==> flow/design.v <==
module spi_master
(
	input                       sys_clk,
	input                       rst,
	output                      nCS,        
	output                      DCLK,       
	output                      MOSI,       
	input                       MISO,       
	input                       CPOL,
	input                       CPHA,
	input                       nCS_ctrl,
	input[15:0]                 clk_div,
	input                       wr_req,
	output                      wr_ack,
	input[7:0]                  data_in,
	output[7:0]                 data_out
);
localparam                   IDLE            = 0;
localparam                   DCLK_EDGE       = 1;
localparam                   DCLK_IDLE       = 2;
localparam                   ACK             = 3;
localparam                   LAST_HALF_CYCLE = 4;
localparam                   ACK_WAIT        = 5;
reg                          DCLK_reg;
reg[7:0]                     MOSI_shift;
reg[7:0]                     MISO_shift;
reg[2:0]                     state;
reg[2:0]                     next_state;
reg [15:0]                   clk_cnt;
reg[4:0]                     clk_edge_cnt;
assign MOSI = MOSI_shift[7];
assign DCLK = DCLK_reg;
assign data_out = MISO_shift;
assign wr_ack = (state == ACK);
assign nCS = nCS_ctrl;
always@(posedge sys_clk or posedge rst)
begin
	if(rst)
		state <= IDLE;
	else
		state <= next_state;
end
always@(*)
begin
	case(state)
		IDLE:
			if(wr_req == 1'b1)
				next_state <= DCLK_IDLE;
			else
				next_state <= IDLE;
		DCLK_IDLE:
			if(clk_cnt == clk_div)
				next_state <= DCLK_EDGE;
			else
				next_state <= DCLK_IDLE;
		DCLK_EDGE:
			if(clk_edge_cnt == 5'd15)
				next_state <= LAST_HALF_CYCLE;
			else
				next_state <= DCLK_IDLE;
		LAST_HALF_CYCLE:
			if(clk_cnt == clk_div)
				next_state <= ACK;
			else
				next_state <= LAST_HALF_CYCLE;
		ACK:
			next_state <= ACK_WAIT;
		ACK_WAIT:
			next_state <= IDLE;
		default:
			next_state <= IDLE;
	endcase
end
always@(posedge sys_clk or posedge rst)
begin
	if(rst)
		DCLK_reg <= 1'b0;
	else if(state == IDLE)
		DCLK_reg <= CPOL;
	else if(state == DCLK_EDGE)
		DCLK_reg <= ~DCLK_reg; 
end
always@(posedge sys_clk or posedge rst)
begin
	if(rst)
		clk_cnt <= 16'd0;
	else if(state == DCLK_IDLE || state == LAST_HALF_CYCLE)
		clk_cnt <= clk_cnt + 16'd1;
	else
		clk_cnt <= 16'd0;
end
always@(posedge sys_clk or posedge rst)
begin
	if(rst)
		clk_edge_cnt <= 5'd0;
	else if(state == DCLK_EDGE)
		clk_edge_cnt <= clk_edge_cnt + 5'd1;
	else if(state == IDLE)
		clk_edge_cnt <= 5'd0;
end
always@(posedge sys_clk or posedge rst)
begin
	if(rst)
		MOSI_shift <= 8'd0;
	else if(state == IDLE && wr_req)
		MOSI_shift <= data_in;
	else if(state == DCLK_EDGE)
		if(CPHA == 1'b0 && clk_edge_cnt[0] == 1'b1)
			MOSI_shift <= {MOSI_shift[6:0],MOSI_shift[7]};
		else if(CPHA == 1'b1 && (clk_edge_cnt != 5'd0 && clk_edge_cnt[0] == 1'b0))
			MOSI_shift <= {MOSI_shift[6:0],MOSI_shift[7]};
end
always@(posedge sys_clk or posedge rst)
begin
	if(rst)
		MISO_shift <= 8'd0;
	else if(state == IDLE && wr_req)
		MISO_shift <= 8'h00;
	else if(state == DCLK_EDGE)
		if(CPHA == 1'b0 && clk_edge_cnt[0] == 1'b0)
			MISO_shift <= {MISO_shift[6:0],MISO};
		else if(CPHA == 1'b1 && (clk_edge_cnt[0] == 1'b1))
			MISO_shift <= {MISO_shift[6:0],MISO};
end
endmodule
module sd_card_cmd(
	input                       sys_clk,
	input                       rst,
	input[15:0]                 spi_clk_div,                   
	input                       cmd_req,                       
	output                      cmd_req_ack,                   
	output reg                  cmd_req_error,                 
	input[47:0]                 cmd,                           
	input[7:0]                  cmd_r1,                        
	input[15:0]                 cmd_data_len,                  
	input                       block_read_req,                
	output reg                  block_read_valid,              
	output reg[7:0]             block_read_data,               
	output                      block_read_req_ack,            
	input                       block_write_req,               
	input[7:0]                  block_write_data,              
	output                      block_write_data_rd,           
	output                      block_write_req_ack,           
	output                      nCS_ctrl,                      
	output reg[15:0]            clk_div,
	output reg                  spi_wr_req,                    
	input                       spi_wr_ack,                    
	output[7:0]                 spi_data_in,                   
	input[7:0]                  spi_data_out                   
);
parameter S_IDLE         = 0;
parameter S_WAIT         = 1;
parameter S_INIT         = 2;
parameter S_CMD_PRE      = 3;
parameter S_CMD          = 4;
parameter S_CMD_DATA     = 5;
parameter S_READ_WAIT    = 6;
parameter S_READ         = 7;
parameter S_READ_ACK     = 8;
parameter S_WRITE_TOKEN  = 9;
parameter S_WRITE_DATA_0 = 10;
parameter S_WRITE_DATA_1 = 11;
parameter S_WRITE_CRC    = 12;
parameter S_WRITE_SUC    = 13;
parameter S_WRITE_BUSY   = 14;
parameter S_WRITE_ACK    = 15;
parameter S_ERR          = 16;
parameter S_END          = 17;
reg[4:0]                      state;
reg                           CS_reg;
reg[15:0]                     byte_cnt;
reg[7:0]                      send_data;
wire[7:0]                     data_recv;
reg[9:0]                      wr_data_cnt;
assign cmd_req_ack = (state == S_END);
assign block_read_req_ack = (state == S_READ_ACK);
assign block_write_req_ack= (state == S_WRITE_ACK);
assign block_write_data_rd = (state == S_WRITE_DATA_0);
assign spi_data_in = send_data;
assign data_recv = spi_data_out;
assign nCS_ctrl = CS_reg;
always@(posedge sys_clk or posedge rst)
begin
	if(rst == 1'b1)
	begin
		CS_reg <= 1'b1;
		spi_wr_req <= 1'b0;
		byte_cnt <= 16'd0;
		clk_div <= 16'd0;
		send_data <= 8'hff;
		state <= S_IDLE;
		cmd_req_error <= 1'b0;
		wr_data_cnt <= 10'd0;
	end
	else
		case(state)
			S_IDLE:
			begin
				state <= S_INIT;
				clk_div <= spi_clk_div;
				CS_reg <= 1'b1;
			end
			S_INIT:
			begin
				if(spi_wr_ack == 1'b1)
				begin
					if(byte_cnt >= 16'd10)
					begin
						byte_cnt <= 16'd0;
						spi_wr_req <= 1'b0;
						state <= S_WAIT;
					end
					begin
						byte_cnt <= byte_cnt + 16'd1;
					end
				end
				else
				begin
					spi_wr_req <= 1'b1;
					send_data <= 8'hff;
				end
			end
			S_WAIT:
			begin
				cmd_req_error <= 1'b0;
				wr_data_cnt <= 10'd0;
				if(cmd_req == 1'b1)
					state <= S_CMD_PRE;
				else if(block_read_req == 1'b1)
					state <= S_READ_WAIT;
				else if(block_write_req == 1'b1)
					state <= S_WRITE_TOKEN;
				clk_div <= spi_clk_div;
			end
			S_CMD_PRE:
			begin
				if(spi_wr_ack == 1'b1)
				begin
					state <= S_CMD;
					spi_wr_req <= 1'b0;
					byte_cnt <= 16'd0;
				end
				else
				begin
					spi_wr_req <= 1'b1;
					CS_reg <= 1'b1;
					send_data <= 8'hff;
				end
			end
			S_CMD:
			begin
				if(spi_wr_ack == 1'b1)
				begin
					if((byte_cnt == 16'hffff) || (data_recv != cmd_r1 && data_recv[7] == 1'b0))
					begin
						state <= S_ERR;
						spi_wr_req <= 1'b0;
						byte_cnt <= 16'd0;
					end
					else if(data_recv == cmd_r1)
					begin
						spi_wr_req <= 1'b0;
						if(cmd_data_len != 16'd0)
						begin
							state <= S_CMD_DATA;
							byte_cnt <= 16'd0;
						end
						else
						begin
							state <= S_END;
							byte_cnt <= 16'd0;
						end
					end
					else
						byte_cnt <=  byte_cnt + 16'd1;
				end
				else
				begin
					spi_wr_req <= 1'b1;
					CS_reg <= 1'b0;
					if(byte_cnt == 16'd0)
						send_data <= (cmd[47:40] | 8'h40);
					else if(byte_cnt == 16'd1)
						send_data <= cmd[39:32];
					else if(byte_cnt == 16'd2)
						send_data <= cmd[31:24];
					else if(byte_cnt == 16'd3)
						send_data <= cmd[23:16];
					else if(byte_cnt == 16'd4)
						send_data <= cmd[15:8];
					else if(byte_cnt == 16'd5)
						send_data <= cmd[7:0];
					else
						send_data <= 8'hff;
				end
			end
			S_CMD_DATA:
			begin
				if(spi_wr_ack == 1'b1)
				begin
					if(byte_cnt == cmd_data_len - 16'd1)
					begin
						state <= S_END;
						spi_wr_req <= 1'b0;
						byte_cnt <= 16'd0;
					end
					else
					begin
						byte_cnt <= byte_cnt + 16'd1;
					end
				end
				else
				begin
					spi_wr_req <= 1'b1;
					send_data <= 8'hff;
				end
			end
			S_READ_WAIT:
			begin
				if(spi_wr_ack == 1'b1 && data_recv == 8'hfe)
				begin
					spi_wr_req <= 1'b0;
					state <= S_READ;
					byte_cnt <= 16'd0;
				end
				else
				begin
					spi_wr_req <= 1'b1;
					send_data <= 8'hff;
				end
			end
			S_READ:
			begin
				if(spi_wr_ack == 1'b1)
				begin
					if(byte_cnt == 16'd513)
					begin
						state <= S_READ_ACK;
						spi_wr_req <= 1'b0;
						byte_cnt <= 16'd0;
					end
					else
					begin
						byte_cnt <= byte_cnt + 16'd1;
					end
				end
				else
				begin
					spi_wr_req <= 1'b1;
					send_data <= 8'hff;
				end
			end
			S_WRITE_TOKEN:
				if(spi_wr_ack == 1'b1)
				begin
					state <= S_WRITE_DATA_0;
					spi_wr_req <= 1'b0;
					byte_cnt <= 16'd0;  
				end
				else
				begin
					spi_wr_req <= 1'b1;
					send_data <= 8'hfe;
				end
			S_WRITE_DATA_0:
			begin
				state <= S_WRITE_DATA_1;
				wr_data_cnt <= wr_data_cnt + 10'd1;
			end
			S_WRITE_DATA_1:
			begin
				if(spi_wr_ack == 1'b1 && wr_data_cnt == 10'd512)
				begin
					state <= S_WRITE_CRC;
					spi_wr_req <= 1'b0;
				end
				else if(spi_wr_ack == 1'b1)
				begin
					state <= S_WRITE_DATA_0;
					spi_wr_req <= 1'b0;
				end
				else
				begin
					spi_wr_req <= 1'b1;
					send_data <= block_write_data;
				end
			end
			S_WRITE_CRC:
			begin
				if(spi_wr_ack == 1'b1)
				begin
					if(byte_cnt == 16'd1)
					begin
						state <= S_WRITE_SUC;
						spi_wr_req <= 1'b0;
						byte_cnt <= 16'd0;
					end
					else
					begin
						byte_cnt <= byte_cnt + 16'd1;
					end
				end
				else
				begin
					spi_wr_req <= 1'b1;
					send_data <= 8'hff;
				end
			end
			S_WRITE_SUC :
			begin
				if(spi_wr_ack == 1'b1)
				begin
					if(data_recv[4:0] == 5'b00101)
					begin
						state <= S_WRITE_BUSY;
						spi_wr_req <= 1'b0;
					end
				end
				else
				begin
					spi_wr_req <= 1'b1;
					send_data <= 8'hff;
				end
			end
			S_WRITE_BUSY :
			begin
				if(spi_wr_ack == 1'b1)
				begin
					if(data_recv == 8'hff)
					begin
						state <= S_WRITE_ACK;
						spi_wr_req <= 1'b0;
					end
				end
				else
				begin
					spi_wr_req <= 1'b1;
					send_data <= 8'hff;
				end
			end
			S_ERR:
			begin
				state <= S_END;
				cmd_req_error <= 1'b1;
			end
			S_READ_ACK,S_WRITE_ACK,S_END:
			begin
				state <= S_WAIT;
			end
			default:
				state <= S_IDLE;
		endcase
end
always@(posedge sys_clk or posedge rst)
begin
	if(rst == 1'b1)
		block_read_valid <= 1'b0;
	else if(state == S_READ && byte_cnt < 16'd512)
		block_read_valid <= spi_wr_ack;
	else
		block_read_valid <= 1'b0;
end
always@(posedge sys_clk or posedge rst)
begin
	if(rst == 1'b1)
		block_read_data <= 8'd0;
	else if(state == S_READ && spi_wr_ack == 1'b1)
		block_read_data <= data_recv;
end
endmodule
module sd_card_sec_read_write
#(
	parameter  SPI_LOW_SPEED_DIV = 248,          
	parameter  SPI_HIGH_SPEED_DIV = 0            
)
(
	input            clk,
	input            rst,
	output reg       sd_init_done,
	input            sd_sec_read,
	input[31:0]      sd_sec_read_addr,
	output[7:0]      sd_sec_read_data,
	output           sd_sec_read_data_valid,
	output           sd_sec_read_end,
	input            sd_sec_write,
	input[31:0]      sd_sec_write_addr,
	input[7:0]       sd_sec_write_data,
	output           sd_sec_write_data_req,
	output           sd_sec_write_end,
	output reg[15:0] spi_clk_div,
	output reg       cmd_req,
	input            cmd_req_ack,
	input            cmd_req_error,
	output reg[47:0] cmd,
	output reg[7:0]  cmd_r1,
	output reg[15:0] cmd_data_len,
	output reg       block_read_req,
	input            block_read_valid,
	input[7:0]       block_read_data,
	input            block_read_req_ack,
	output reg       block_write_req,
	output[7:0]      block_write_data,
	input            block_write_data_rd,
	input            block_write_req_ack
);
reg[7:0] read_data;
reg[31:0] timer;
localparam S_IDLE               = 0;
localparam S_CMD0               = 1;
localparam S_CMD8               = 2;
localparam S_CMD55              = 3;
localparam S_CMD41              = 4;
localparam S_CMD17              = 5;
localparam S_READ               = 6;
localparam S_CMD24              = 7;
localparam S_WRITE              = 8;
localparam S_ERR                = 14;
localparam S_WRITE_END          = 15;
localparam S_READ_END           = 16;
localparam S_WAIT_READ_WRITE    = 17;
localparam S_CMD16              = 18;
reg[4:0]                       state;
reg[31:0]                      sec_addr;
assign sd_sec_read_data_valid = (state == S_READ) && block_read_valid;
assign sd_sec_read_data = block_read_data;
assign sd_sec_read_end = (state == S_READ_END);
assign sd_sec_write_data_req = (state == S_WRITE) && block_write_data_rd;
assign block_write_data = sd_sec_write_data;
assign sd_sec_write_end = (state == S_WRITE_END);
always@(posedge clk or posedge rst)
begin
	if(rst == 1'b1)
	begin
		state <= S_IDLE;
		cmd_req <= 1'b0;
		cmd_data_len <= 16'd0;
		cmd_r1 <= 8'd0;
		cmd <= 48'd0;
		spi_clk_div <= SPI_LOW_SPEED_DIV[15:0];
		block_write_req <= 1'b0;
		block_read_req <= 1'b0;
		sec_addr <= 32'd0;
		sd_init_done <= 1'b0;
	end
	else
		case(state)
			S_IDLE:
			begin
				state <= S_CMD0;
				sd_init_done <= 1'b0;
				spi_clk_div <= SPI_LOW_SPEED_DIV[15:0];
			end
			S_CMD0:
			begin
				if(cmd_req_ack & ~cmd_req_error)
				begin
					state <= S_CMD8;
					cmd_req <= 1'b0;
				end
				else
				begin
					cmd_req <= 1'b1;
					cmd_data_len <= 16'd0;
					cmd_r1 <= 8'h01;
					cmd <= {8'd0,8'h00,8'h00,8'h00,8'h00,8'h95};
				end
			end
			S_CMD8:
			begin
				if(cmd_req_ack & ~cmd_req_error)
				begin
					state <= S_CMD55;
					cmd_req <= 1'b0;
				end
				else
				begin
					cmd_req <= 1'b1;
					cmd_data_len <= 16'd4;
					cmd_r1 <= 8'h01;
					cmd <= {8'd8,8'h00,8'h00,8'h01,8'haa,8'h87};
				end
			end
			S_CMD55:
			begin
				if(cmd_req_ack & ~cmd_req_error)
				begin
					state <= S_CMD41;
					cmd_req <= 1'b0;
				end
				else
				begin
					cmd_req <= 1'b1;
					cmd_data_len <= 16'd0;
					cmd_r1 <= 8'h01;
					cmd <= {8'd55,8'h00,8'h00,8'h00,8'h00,8'hff};
				end
			end
			S_CMD41:
			begin
				if(cmd_req_ack & ~cmd_req_error)
				begin
					state <= S_CMD16;
					cmd_req <= 1'b0;
					sd_init_done <= 1'b1;
					spi_clk_div <= SPI_HIGH_SPEED_DIV[15:0];
				end
				else if(cmd_req_ack)
				begin
					state <= S_CMD55;
				end
				else
				begin
					cmd_req <= 1'b1;
					cmd_data_len <= 16'd0;
					cmd_r1 <= 8'h00;
					cmd <= {8'd41,8'h40,8'h00,8'h00,8'h00,8'hff};
				end
			end
			S_CMD16:
			begin
				if(cmd_req_ack & ~cmd_req_error)
				begin
					state <= S_WAIT_READ_WRITE;
					cmd_req <= 1'b0;
					sd_init_done <= 1'b1;
					spi_clk_div <= SPI_HIGH_SPEED_DIV[15:0];
				end
				else if(cmd_req_ack)
				begin
					state <= S_CMD55;
				end
				else
				begin
					cmd_req <= 1'b1;
					cmd_data_len <= 16'd0;
					cmd_r1 <= 8'h00;
					cmd <= {8'd16,32'd512,8'hff};
				end
			end			
			S_WAIT_READ_WRITE:
			begin
				if(sd_sec_write ==  1'b1)
				begin
					state <= S_CMD24;
					sec_addr <= sd_sec_write_addr;
				end
				else if(sd_sec_read == 1'b1)
				begin
					state <= S_CMD17;
					sec_addr <= sd_sec_read_addr;
				end
				spi_clk_div <= 16'd0;
			end
			S_CMD24:
			begin
				if(cmd_req_ack & ~cmd_req_error)
				begin
					state <= S_WRITE;
					cmd_req <= 1'b0;
				end
				else
				begin
					cmd_req <= 1'b1;
					cmd_data_len <= 16'd0;
					cmd_r1 <= 8'h00;
					cmd <= {8'd24,sec_addr,8'hff};
				end
			end
			S_WRITE:
			begin
				if(block_write_req_ack == 1'b1)
				begin
					block_write_req <= 1'b0;
					state <= S_WRITE_END;
				end
				else
					block_write_req <= 1'b1;
			end
			S_CMD17:
			begin
				if(cmd_req_ack & ~cmd_req_error)
				begin
					state <= S_READ;
					cmd_req <= 1'b0;
				end
				else
				begin
					cmd_req <= 1'b1;
					cmd_data_len <= 16'd0;
					cmd_r1 <= 8'h00;
					cmd <= {8'd17,sec_addr,8'hff};
				end
			end
			S_READ:
			begin
				if(block_read_req_ack)
				begin
					state <= S_READ_END;
					block_read_req <= 1'b0;
				end
				else
				begin
					block_read_req <= 1'b1;
				end
			end
			S_WRITE_END:
			begin
				state <= S_WAIT_READ_WRITE;
			end
			S_READ_END:
			begin
				state <= S_WAIT_READ_WRITE;
			end
			default:
				state <= S_IDLE;
		endcase
end
endmodule
module sd_card_top
#(
	parameter  SPI_LOW_SPEED_DIV = 248,          
	parameter  SPI_HIGH_SPEED_DIV = 0            
)
(
	input            clk,
	input            rst,
	output           SD_nCS,                     
	output           SD_DCLK,                    
	output           SD_MOSI,                    
	input            SD_MISO,                    
	output           sd_init_done,               
	input            sd_sec_read,                
	input[31:0]      sd_sec_read_addr,           
	output[7:0]      sd_sec_read_data,           
	output           sd_sec_read_data_valid,     
	output           sd_sec_read_end,            
	input            sd_sec_write,               
	input[31:0]      sd_sec_write_addr,          
	input[7:0]       sd_sec_write_data,          
	output           sd_sec_write_data_req,      
	output           sd_sec_write_end            
);
wire[15:0]           spi_clk_div;                
wire                 cmd_req;                    
wire                 cmd_req_ack;                
wire                 cmd_req_error;              
wire[47:0]           cmd;                        
wire[7:0]            cmd_r1;                     
wire[15:0]           cmd_data_len;               
wire                 block_read_req;             
wire                 block_read_valid;           
wire[7:0]            block_read_data;            
wire                 block_read_req_ack;         
wire                 block_write_req;            
wire[7:0]            block_write_data;           
wire                 block_write_data_rd;        
wire                 block_write_req_ack;        
wire                 nCS_ctrl;                   
wire                 spi_wr_req;                 
wire                 spi_wr_ack;                 
wire[7:0]            spi_data_in;                
wire[7:0]            spi_data_out;               
wire[15:0]           clk_div;
sd_card_sec_read_write
#(
	.SPI_LOW_SPEED_DIV(SPI_LOW_SPEED_DIV),
	.SPI_HIGH_SPEED_DIV(SPI_HIGH_SPEED_DIV)
)
sd_card_sec_read_write_m0(
	.clk                            (clk                    ),
	.rst                            (rst                    ),
	.sd_init_done                   (sd_init_done           ),
	.sd_sec_read                    (sd_sec_read            ),
	.sd_sec_read_addr               (sd_sec_read_addr       ),
	.sd_sec_read_data               (sd_sec_read_data       ),
	.sd_sec_read_data_valid         (sd_sec_read_data_valid ),
	.sd_sec_read_end                (sd_sec_read_end        ),
	.sd_sec_write                   (sd_sec_write           ),
	.sd_sec_write_addr              (sd_sec_write_addr      ),
	.sd_sec_write_data              (sd_sec_write_data      ),
	.sd_sec_write_data_req          (sd_sec_write_data_req  ),
	.sd_sec_write_end               (sd_sec_write_end       ),
	.spi_clk_div                    (spi_clk_div            ),
	.cmd_req                        (cmd_req                ),
	.cmd_req_ack                    (cmd_req_ack            ),
	.cmd_req_error                  (cmd_req_error          ),
	.cmd                            (cmd                    ),
	.cmd_r1                         (cmd_r1                 ),
	.cmd_data_len                   (cmd_data_len           ),
	.block_read_req                 (block_read_req         ),
	.block_read_valid               (block_read_valid       ),
	.block_read_data                (block_read_data        ),
	.block_read_req_ack             (block_read_req_ack     ),
	.block_write_req                (block_write_req        ),
	.block_write_data               (block_write_data       ),
	.block_write_data_rd            (block_write_data_rd    ),
	.block_write_req_ack            (block_write_req_ack    )
);
sd_card_cmd sd_card_cmd_m0(
	.sys_clk                        (clk                    ),
	.rst                            (rst                    ),
	.spi_clk_div                    (spi_clk_div            ),
	.cmd_req                        (cmd_req                ),
	.cmd_req_ack                    (cmd_req_ack            ),
	.cmd_req_error                  (cmd_req_error          ),
	.cmd                            (cmd                    ),
	.cmd_r1                         (cmd_r1                 ),
	.cmd_data_len                   (cmd_data_len           ),
	.block_read_req                 (block_read_req         ),
	.block_read_req_ack             (block_read_req_ack     ),
	.block_read_data                (block_read_data        ),
	.block_read_valid               (block_read_valid       ),
	.block_write_req                (block_write_req        ),
	.block_write_data               (block_write_data       ),
	.block_write_data_rd            (block_write_data_rd    ),
	.block_write_req_ack            (block_write_req_ack    ),
	.nCS_ctrl                       (nCS_ctrl               ),
	.clk_div                        (clk_div                ),
	.spi_wr_req                     (spi_wr_req             ),
	.spi_wr_ack                     (spi_wr_ack             ),
	.spi_data_in                    (spi_data_in            ),
	.spi_data_out                   (spi_data_out           )
);
spi_master spi_master_m0(
	.sys_clk                        (clk                    ),
	.rst                            (rst                    ),
	.nCS                            (SD_nCS                 ),
	.DCLK                           (SD_DCLK                ),
	.MOSI                           (SD_MOSI                ),
	.MISO                           (SD_MISO                ),
	.clk_div                        (clk_div                ),
	.CPOL                           (1'b1                   ),
	.CPHA                           (1'b1                   ),
	.nCS_ctrl                       (nCS_ctrl               ),
	.wr_req                         (spi_wr_req             ),
	.wr_ack                         (spi_wr_ack             ),
	.data_in                        (spi_data_in            ),
	.data_out                       (spi_data_out           )
);
endmodule
# From RTL to reports: sd_card_top
# Each step is given for the RTL above and for the edited RTL.
# "orig" refers to lines of the RTL above, "edited" to lines of the edited file.
# "delta": "edited" minus "orig" as printed here. "rel_change_pct": 100 x difference / "orig".
# The mark n/a stands for no value.
# design
top_module	sd_card_top
clock_port	clk
lib	sky130hd
pvt_corner	tt_025C_1v80

# The edit
# Unified diff, file above to edited file.
# A script made this edit. It changes what the design does and was not meant as an optimisation.
# begin of diff
@@ -299,5 +299,5 @@
 				if(spi_wr_ack == 1'b1)
 				begin
-					if(byte_cnt == cmd_data_len - 16'd1)
+					if(byte_cnt == (cmd_data_len ^ 16'd1))
 					begin
 						state <= S_END;
# end of diff

# Elaborated design
# Source: Yosys, flattened and elaborated, memories not mapped. Widths are those after wreduce. Registers that Yosys merges into a memory's read port (data or address) are not register bits. Print and check cells do not count. Equal cells are merged and count once.
# bits
element	orig	edited	delta	rel_change_pct
input_bits	77	77	0	0.00
elab_cells	334	334	0	0.00
regBits	237	237	0	0.00
# classes
element	orig	edited	delta	rel_change_pct
mux	136	136	0	0.00
bitwise	5	6	1	20.00
reduce_logical	55	55	0	0.00
addsub	5	4	-1	-20.00
compare	2	2	0	0.00
n_eq	105	105	0	0.00
# op_table
operator	orig	edited	delta	rel_change_pct
NOT 1 bit	4	5	1	25.00
subtractor 16 x 1 -> 16 bit with constant B	1	0	-1	-100.00
two-way mux 5 bit	37	37	0	0.00
two-way mux 1 bit	29	29	0	0.00
!= test 2 x 1 -> 1 bit with constant B	24	24	0	0.00
two-way mux 8 bit	22	22	0	0.00
!= test 2 bit with constant B	21	21	0	0.00
two-way mux 16 bit	18	18	0	0.00
== test 5 x 4 -> 1 bit with constant B	11	11	0	0.00
== test 5 x 3 -> 1 bit with constant B	9	9	0	0.00
logical AND 1 bit	9	9	0	0.00
two-way mux 48 bit	9	9	0	0.00
!= test 3 bit with constant B	8	8	0	0.00
nonzero test 2 bit	7	7	0	0.00
AND reduction 2 bit	6	6	0	0.00
== test 5 bit with constant B	5	5	0	0.00
OR reduction 2 bit	5	5	0	0.00
== test 5 x 2 -> 1 bit with constant B	4	4	0	0.00
case mux 1 bit (select 2 bit)	3	3	0	0.00
AND reduction 8 bit	3	3	0	0.00
adder 16 x 1 -> 16 bit with constant B	2	2	0	0.00
== test 16 bit	2	2	0	0.00
== test 16 x 2 -> 1 bit with constant B	2	2	0	0.00
== test 16 x 3 -> 1 bit with constant B	2	2	0	0.00
== test 3 x 2 -> 1 bit with constant B	2	2	0	0.00
== test 5 x 1 -> 1 bit with constant B	2	2	0	0.00
== test 8 bit with constant B	2	2	0	0.00
zero test 5 bit	2	2	0	0.00
# The list need not be complete.

# Logic depth
# Yosys ltp: most cells in a row. Word level: on the elaborated netlist, between registers, memories and ports. Mapped: between sequential cells and ports; inverters and the memories' decode and read muxes count.
# logic_depth
element	orig	edited	delta	rel_change_pct
depth_word	9	9	0	0.00
abc_area	0	0	n/a	n/a
ltp_mapped	9	9	0	0.00

# After synthesis
# The flow's flattened synthesis, as Yosys stat reports it; memories are mapped. The netlist is that of the ABC_AREA named above (0 if unset); the other value can give another one.
# types
cell	orig	edited	delta	rel_change_pct
sky130_fd_sc_hd__nand3_1	74	24	-50	-67.57
sky130_fd_sc_hd__o21ai_0	88	128	40	45.45
sky130_fd_sc_hd__a21oi_1	30	43	13	43.33
sky130_fd_sc_hd__buf_2	4	14	10	250.00
sky130_fd_sc_hd__a22o_1	12	3	-9	-75.00
sky130_fd_sc_hd__and3_1	16	8	-8	-50.00
sky130_fd_sc_hd__o21ai_1	9	1	-8	-88.89
sky130_fd_sc_hd__nor3_1	16	21	5	31.25
sky130_fd_sc_hd__nand2_1	179	175	-4	-2.23
sky130_fd_sc_hd__inv_1	33	37	4	12.12
sky130_fd_sc_hd__a31oi_1	10	6	-4	-40.00
sky130_fd_sc_hd__nor4_1	10	14	4	40.00
sky130_fd_sc_hd__o22ai_1	10	6	-4	-40.00
sky130_fd_sc_hd__buf_1	8	4	-4	-50.00
sky130_fd_sc_hd__a221oi_1	4	0	-4	-100.00
sky130_fd_sc_hd__nor3b_1	4	8	4	100.00
sky130_fd_sc_hd__a31o_2	1	5	4	400.00
sky130_fd_sc_hd__a21boi_0	0	4	4	n/a
# The list need not be complete.
# synth_totals
element	orig	edited	delta	rel_change_pct
flip_flops	201	201	0	0.00
mapped_cells	1021	1031	10	0.98
area_um2	9676.8	9751.9	75.1	0.78
sequential_area_um2	5044.8	5044.8	0.0	0.00
# By module: a second synthesis without flattening, with its own total; a netlist apart from the flattened one above.
# unflattened
element	orig	edited	delta	rel_change_pct
cells_unflattened	1199	1180	-19	-1.58
area_unflattened_um2	11584.9	11548.6	-36.3	-0.31
# Rows give one instance, submodules left out.
# by_module_orig
mod	n_inst	seq_area_um2	n_cells	area_um2
sd_card_cmd	1	2014.4	527	4807.1
sd_card_sec_read_write	1	2329.7	449	4580.6
spi_master	1	1102.3	222	2193.4
sd_card_top	1	0.0	1	3.8
# by_module_edited
mod	n_inst	seq_area_um2	n_cells	area_um2
sd_card_cmd	1	2014.4	508	4770.8
sd_card_sec_read_write	1	2329.7	449	4580.6
spi_master	1	1102.3	222	2193.4
sd_card_top	1	0.0	1	3.8

# Worst setup path after synthesis
# Source: OpenSTA report_checks on the synthesized netlist (no wires, ideal clock, input and output delay 20% of the period each), path of least setup slack; recovery checks are left aside. Register names are those of the netlist, which keeps one name where synthesis merged equal registers.
# synth_timing
element	orig	edited	delta	rel_change_pct
path_kind	reg-to-reg	input-to-reg	n/a	n/a
start	register sd_card_cmd_m0.byte_cnt[0]	input port sd_sec_write	n/a	n/a
end	register sd_card_cmd_m0.byte_cnt[15]	register sd_card_sec_read_write_m0.sec_addr[10]	n/a	n/a
delay_ps	2446	1212	-1234	-50.45
n_path_buf	1	2	1	100.00
input_delay_ps	n/a	1000	n/a	n/a
arrival_ps	2313	2079	-234	-10.12
setup_ps	133	133	0	n/a
stages	9	4	-5	-55.56
required_time_ps	4867	4867	0	0.00
slack_ps	2555	2788	233	n/a
period_ps	5000	5000	0	0.00
synth_period_reached_ps	2445	2212	-233	-9.53
# "delay_ps" is the arrival time less input delay plus setup time.
# "stages": output pins that drive a net of the path, with the launching flip-flop's if there is one; two outputs of one cell count as two.
# "synth_period_reached_ps" is the clock period less the worst setup slack; recovery checks do not enter. This is arithmetic on one report: input and output delays are still those of the set period (20% each).
# The rows between start and end are the longest chain of elaborated cells between them; the timing report does not say that the signal goes this way. Where chains are equally long, one stands for them.
# Each line given opens the expression or statement behind the cell; cells for indexed reads and writes are added by Yosys, which also makes memories of some case tables.
# At most two assigning lines are given for a register; there are more.
# synth_between_orig
path_cell_list	sky130_fd_sc_hd__dfrtp_1 > sky130_fd_sc_hd__ha_1 > sky130_fd_sc_hd__nor3b_1 > sky130_fd_sc_hd__nand4_1 > sky130_fd_sc_hd__a32o_1 > sky130_fd_sc_hd__nor3b_4 > sky130_fd_sc_hd__buf_4 > sky130_fd_sc_hd__a2bb2oi_1 > sky130_fd_sc_hd__o31ai_1
elab_chain_cells	5
cone_cells	17
classes_between	1 x add/sub; 4 x eq/ne; 11 x mux; 1 x reduce/logical
# synth_rtl_orig
element	line_no	text
start: declaration	171	reg[15:0]                     byte_cnt;
start: assignment	214	byte_cnt <= byte_cnt + 16'd1;
start: assignment	275	byte_cnt <= byte_cnt + 16'd1;
adder 16 x 1 -> 16 bit	275
two-way mux 16 bit	260	else if(data_recv == cmd_r1)
two-way mux 16 bit	254	if((byte_cnt == 16'hffff) || (data_recv != cmd_r1 && data_recv[7] == 1'b0))
two-way mux 16 bit	252	if(spi_wr_ack == 1'b1)
case mux 16 bit (select 7 bit)	196	case(state)
end: assignment	214
end: assignment	275
end: declaration	171
# synth_between_edited
path_cell_list	sky130_fd_sc_hd__clkbuf_1 > sky130_fd_sc_hd__buf_1 > sky130_fd_sc_hd__mux2i_1 > sky130_fd_sc_hd__o21ai_0
elab_chain_cells	2
cone_cells	3
classes_between	1 x mux; 2 x reduce/logical
# synth_rtl_edited
element	line_no	text
start: declaration	737	input sd_sec_write,
nonzero test 2 bit	n/a
AND reduction 2 bit	n/a
end: assignment	645	sec_addr <= sd_sec_write_addr;
end: assignment	650	sec_addr <= sd_sec_read_addr;
end: declaration	523	reg[31:0]                      sec_addr;

# Timing after layout
# Path of least setup slack in the final report of each run of pair A (OpenROAD, finished layout, wires in). Where an end is a register, its clock arrival counts in the times.
# The path's times are printed in steps of 10 ps; the period is the one set.
# layout_timing
element	orig	edited	delta	rel_change_pct
path_kind	reg-to-reg	reg-to-reg	n/a	n/a
start	register sd_card_cmd_m0.byte_cnt[1]	register sd_card_cmd_m0.byte_cnt[1]	n/a	n/a
end	register sd_card_cmd_m0.byte_cnt[13]	register sd_card_cmd_m0.spi_wr_req	n/a	n/a
required_time_ps	5410	5400	-10	-0.18
slack_ps	1520	2070	550	n/a
setup_ps	110	110	0	n/a
period_ps	5000	5000	0	0.00
arrival_ps	3890	3330	-560	-14.40
n_path_buf	0	0	0	n/a
stages	9	8	-1	-11.11
# The rows between start and end are the longest chain of elaborated cells between them; the timing report does not say that the signal goes this way. Where chains are equally long, one stands for them.
# At most two assigning lines are given for a register; there are more.
# layout_between_orig
path_cell_list	sky130_fd_sc_hd__dfrtp_1 > sky130_fd_sc_hd__inv_1 > sky130_fd_sc_hd__ha_1 > sky130_fd_sc_hd__nor3b_1 > sky130_fd_sc_hd__nand4_1 > sky130_fd_sc_hd__a21oi_1 > sky130_fd_sc_hd__nor3b_4 > sky130_fd_sc_hd__nor2_1 > sky130_fd_sc_hd__a22o_1
elab_chain_cells	5
cone_cells	17
classes_between	1 x add/sub; 4 x eq/ne; 11 x mux; 1 x reduce/logical
# layout_rtl_orig
element	line_no	text
start: declaration	171	reg[15:0]                     byte_cnt;
start: assignment	214	byte_cnt <= byte_cnt + 16'd1;
start: assignment	275	byte_cnt <= byte_cnt + 16'd1;
adder 16 x 1 -> 16 bit	275
two-way mux 16 bit	260	else if(data_recv == cmd_r1)
two-way mux 16 bit	254	if((byte_cnt == 16'hffff) || (data_recv != cmd_r1 && data_recv[7] == 1'b0))
two-way mux 16 bit	252	if(spi_wr_ack == 1'b1)
case mux 16 bit (select 7 bit)	196	case(state)
end: assignment	214
end: assignment	275
end: declaration	171
# layout_between_edited
path_cell_list	sky130_fd_sc_hd__dfrtp_1 > sky130_fd_sc_hd__inv_1 > sky130_fd_sc_hd__ha_1 > sky130_fd_sc_hd__inv_1 > sky130_fd_sc_hd__o32ai_2 > sky130_fd_sc_hd__a21oi_2 > sky130_fd_sc_hd__nor4_1 > sky130_fd_sc_hd__mux2_2
elab_chain_cells	5
cone_cells	23
classes_between	1 x compare; 9 x eq/ne; 11 x mux; 2 x reduce/logical
# layout_rtl_edited
element	line_no	text
start: declaration	171	reg[15:0]                     byte_cnt;
start: assignment	214	byte_cnt <= byte_cnt + 16'd1;
start: assignment	275	byte_cnt <= byte_cnt + 16'd1;
== test 16 bit	254	if((byte_cnt == 16'hffff) || (data_recv != cmd_r1 && data_recv[7] == 1'b0))
logical OR 1 bit	254
two-way mux 1 bit	254
two-way mux 1 bit	252	if(spi_wr_ack == 1'b1)
case mux 1 bit (select 10 bit)	196	case(state)
end: assignment	187	spi_wr_req <= 1'b0;
end: assignment	210	spi_wr_req <= 1'b0;
end: declaration	146	output reg spi_wr_req,

# Layout results
# Both versions went through the flow (Yosys, OpenROAD) with the same settings in each pair. Constraints: input delay and output delay 20% of the set period each, output load 0.01 pF.
# settings_pair_A
CORE_UTILIZATION	40
period_ns	5.0
CAP_MARGIN	20
CORE_MARGIN	2
SLEW_MARGIN	20
# measured_pair_A
element	orig	edited	delta	rel_change_pct
design_die_area_um2	25451.4	25644.8	193.4	0.76
util_pct	49.4	48.6	-0.8	n/a
finish.stdcell_area_um2	11658.7	11718.7	60.0	0.51
ws_setup_ps	1521	2071	550	n/a
final_hold_ws_ps	432	429	-3	n/a
synthesis_area_um2	9676.8	9751.9	75.1	0.78
tns_ps	0	0	0	n/a
period_reached_ps	3479	2929	-550	-15.81
power_uw	3453	3451	-2	-0.06
# settings_pair_B
ABC_AREA	0
CELL_PAD_IN_SITES_GLOBAL_PLACEMENT	1
CORE_ASPECT_RATIO	1.35
CORE_UTILIZATION	39
CTS_CLUSTER_SIZE	14
PLACE_DENSITY_LB_ADDON	0.18
SLEW_MARGIN	30
TNS_END_PERCENT	25
period_ns	4.28
CAP_MARGIN	20
CORE_MARGIN	2
# measured_pair_B
element	orig	edited	delta	rel_change_pct
design_die_area_um2	26102.4	26300.0	197.6	0.76
util_pct	47.1	47.2	0.1	n/a
finish.stdcell_area_um2	11619.9	11680.0	60.1	0.52
ws_setup_ps	1022	1276	254	n/a
final_hold_ws_ps	430	425	-5	n/a
synthesis_area_um2	9676.8	9751.9	75.1	0.78
tns_ps	0	0	0	n/a
period_reached_ps	3258	3004	-254	-7.80
power_uw	3887	3955	68	1.75
# By "period_reached_ps" is meant the clock period of the run minus its worst setup slack. This is arithmetic on one report: input and output delays are still those of the set period (20% each).
# "power_uw" is the tool's figure for a default switching activity; nothing was simulated.
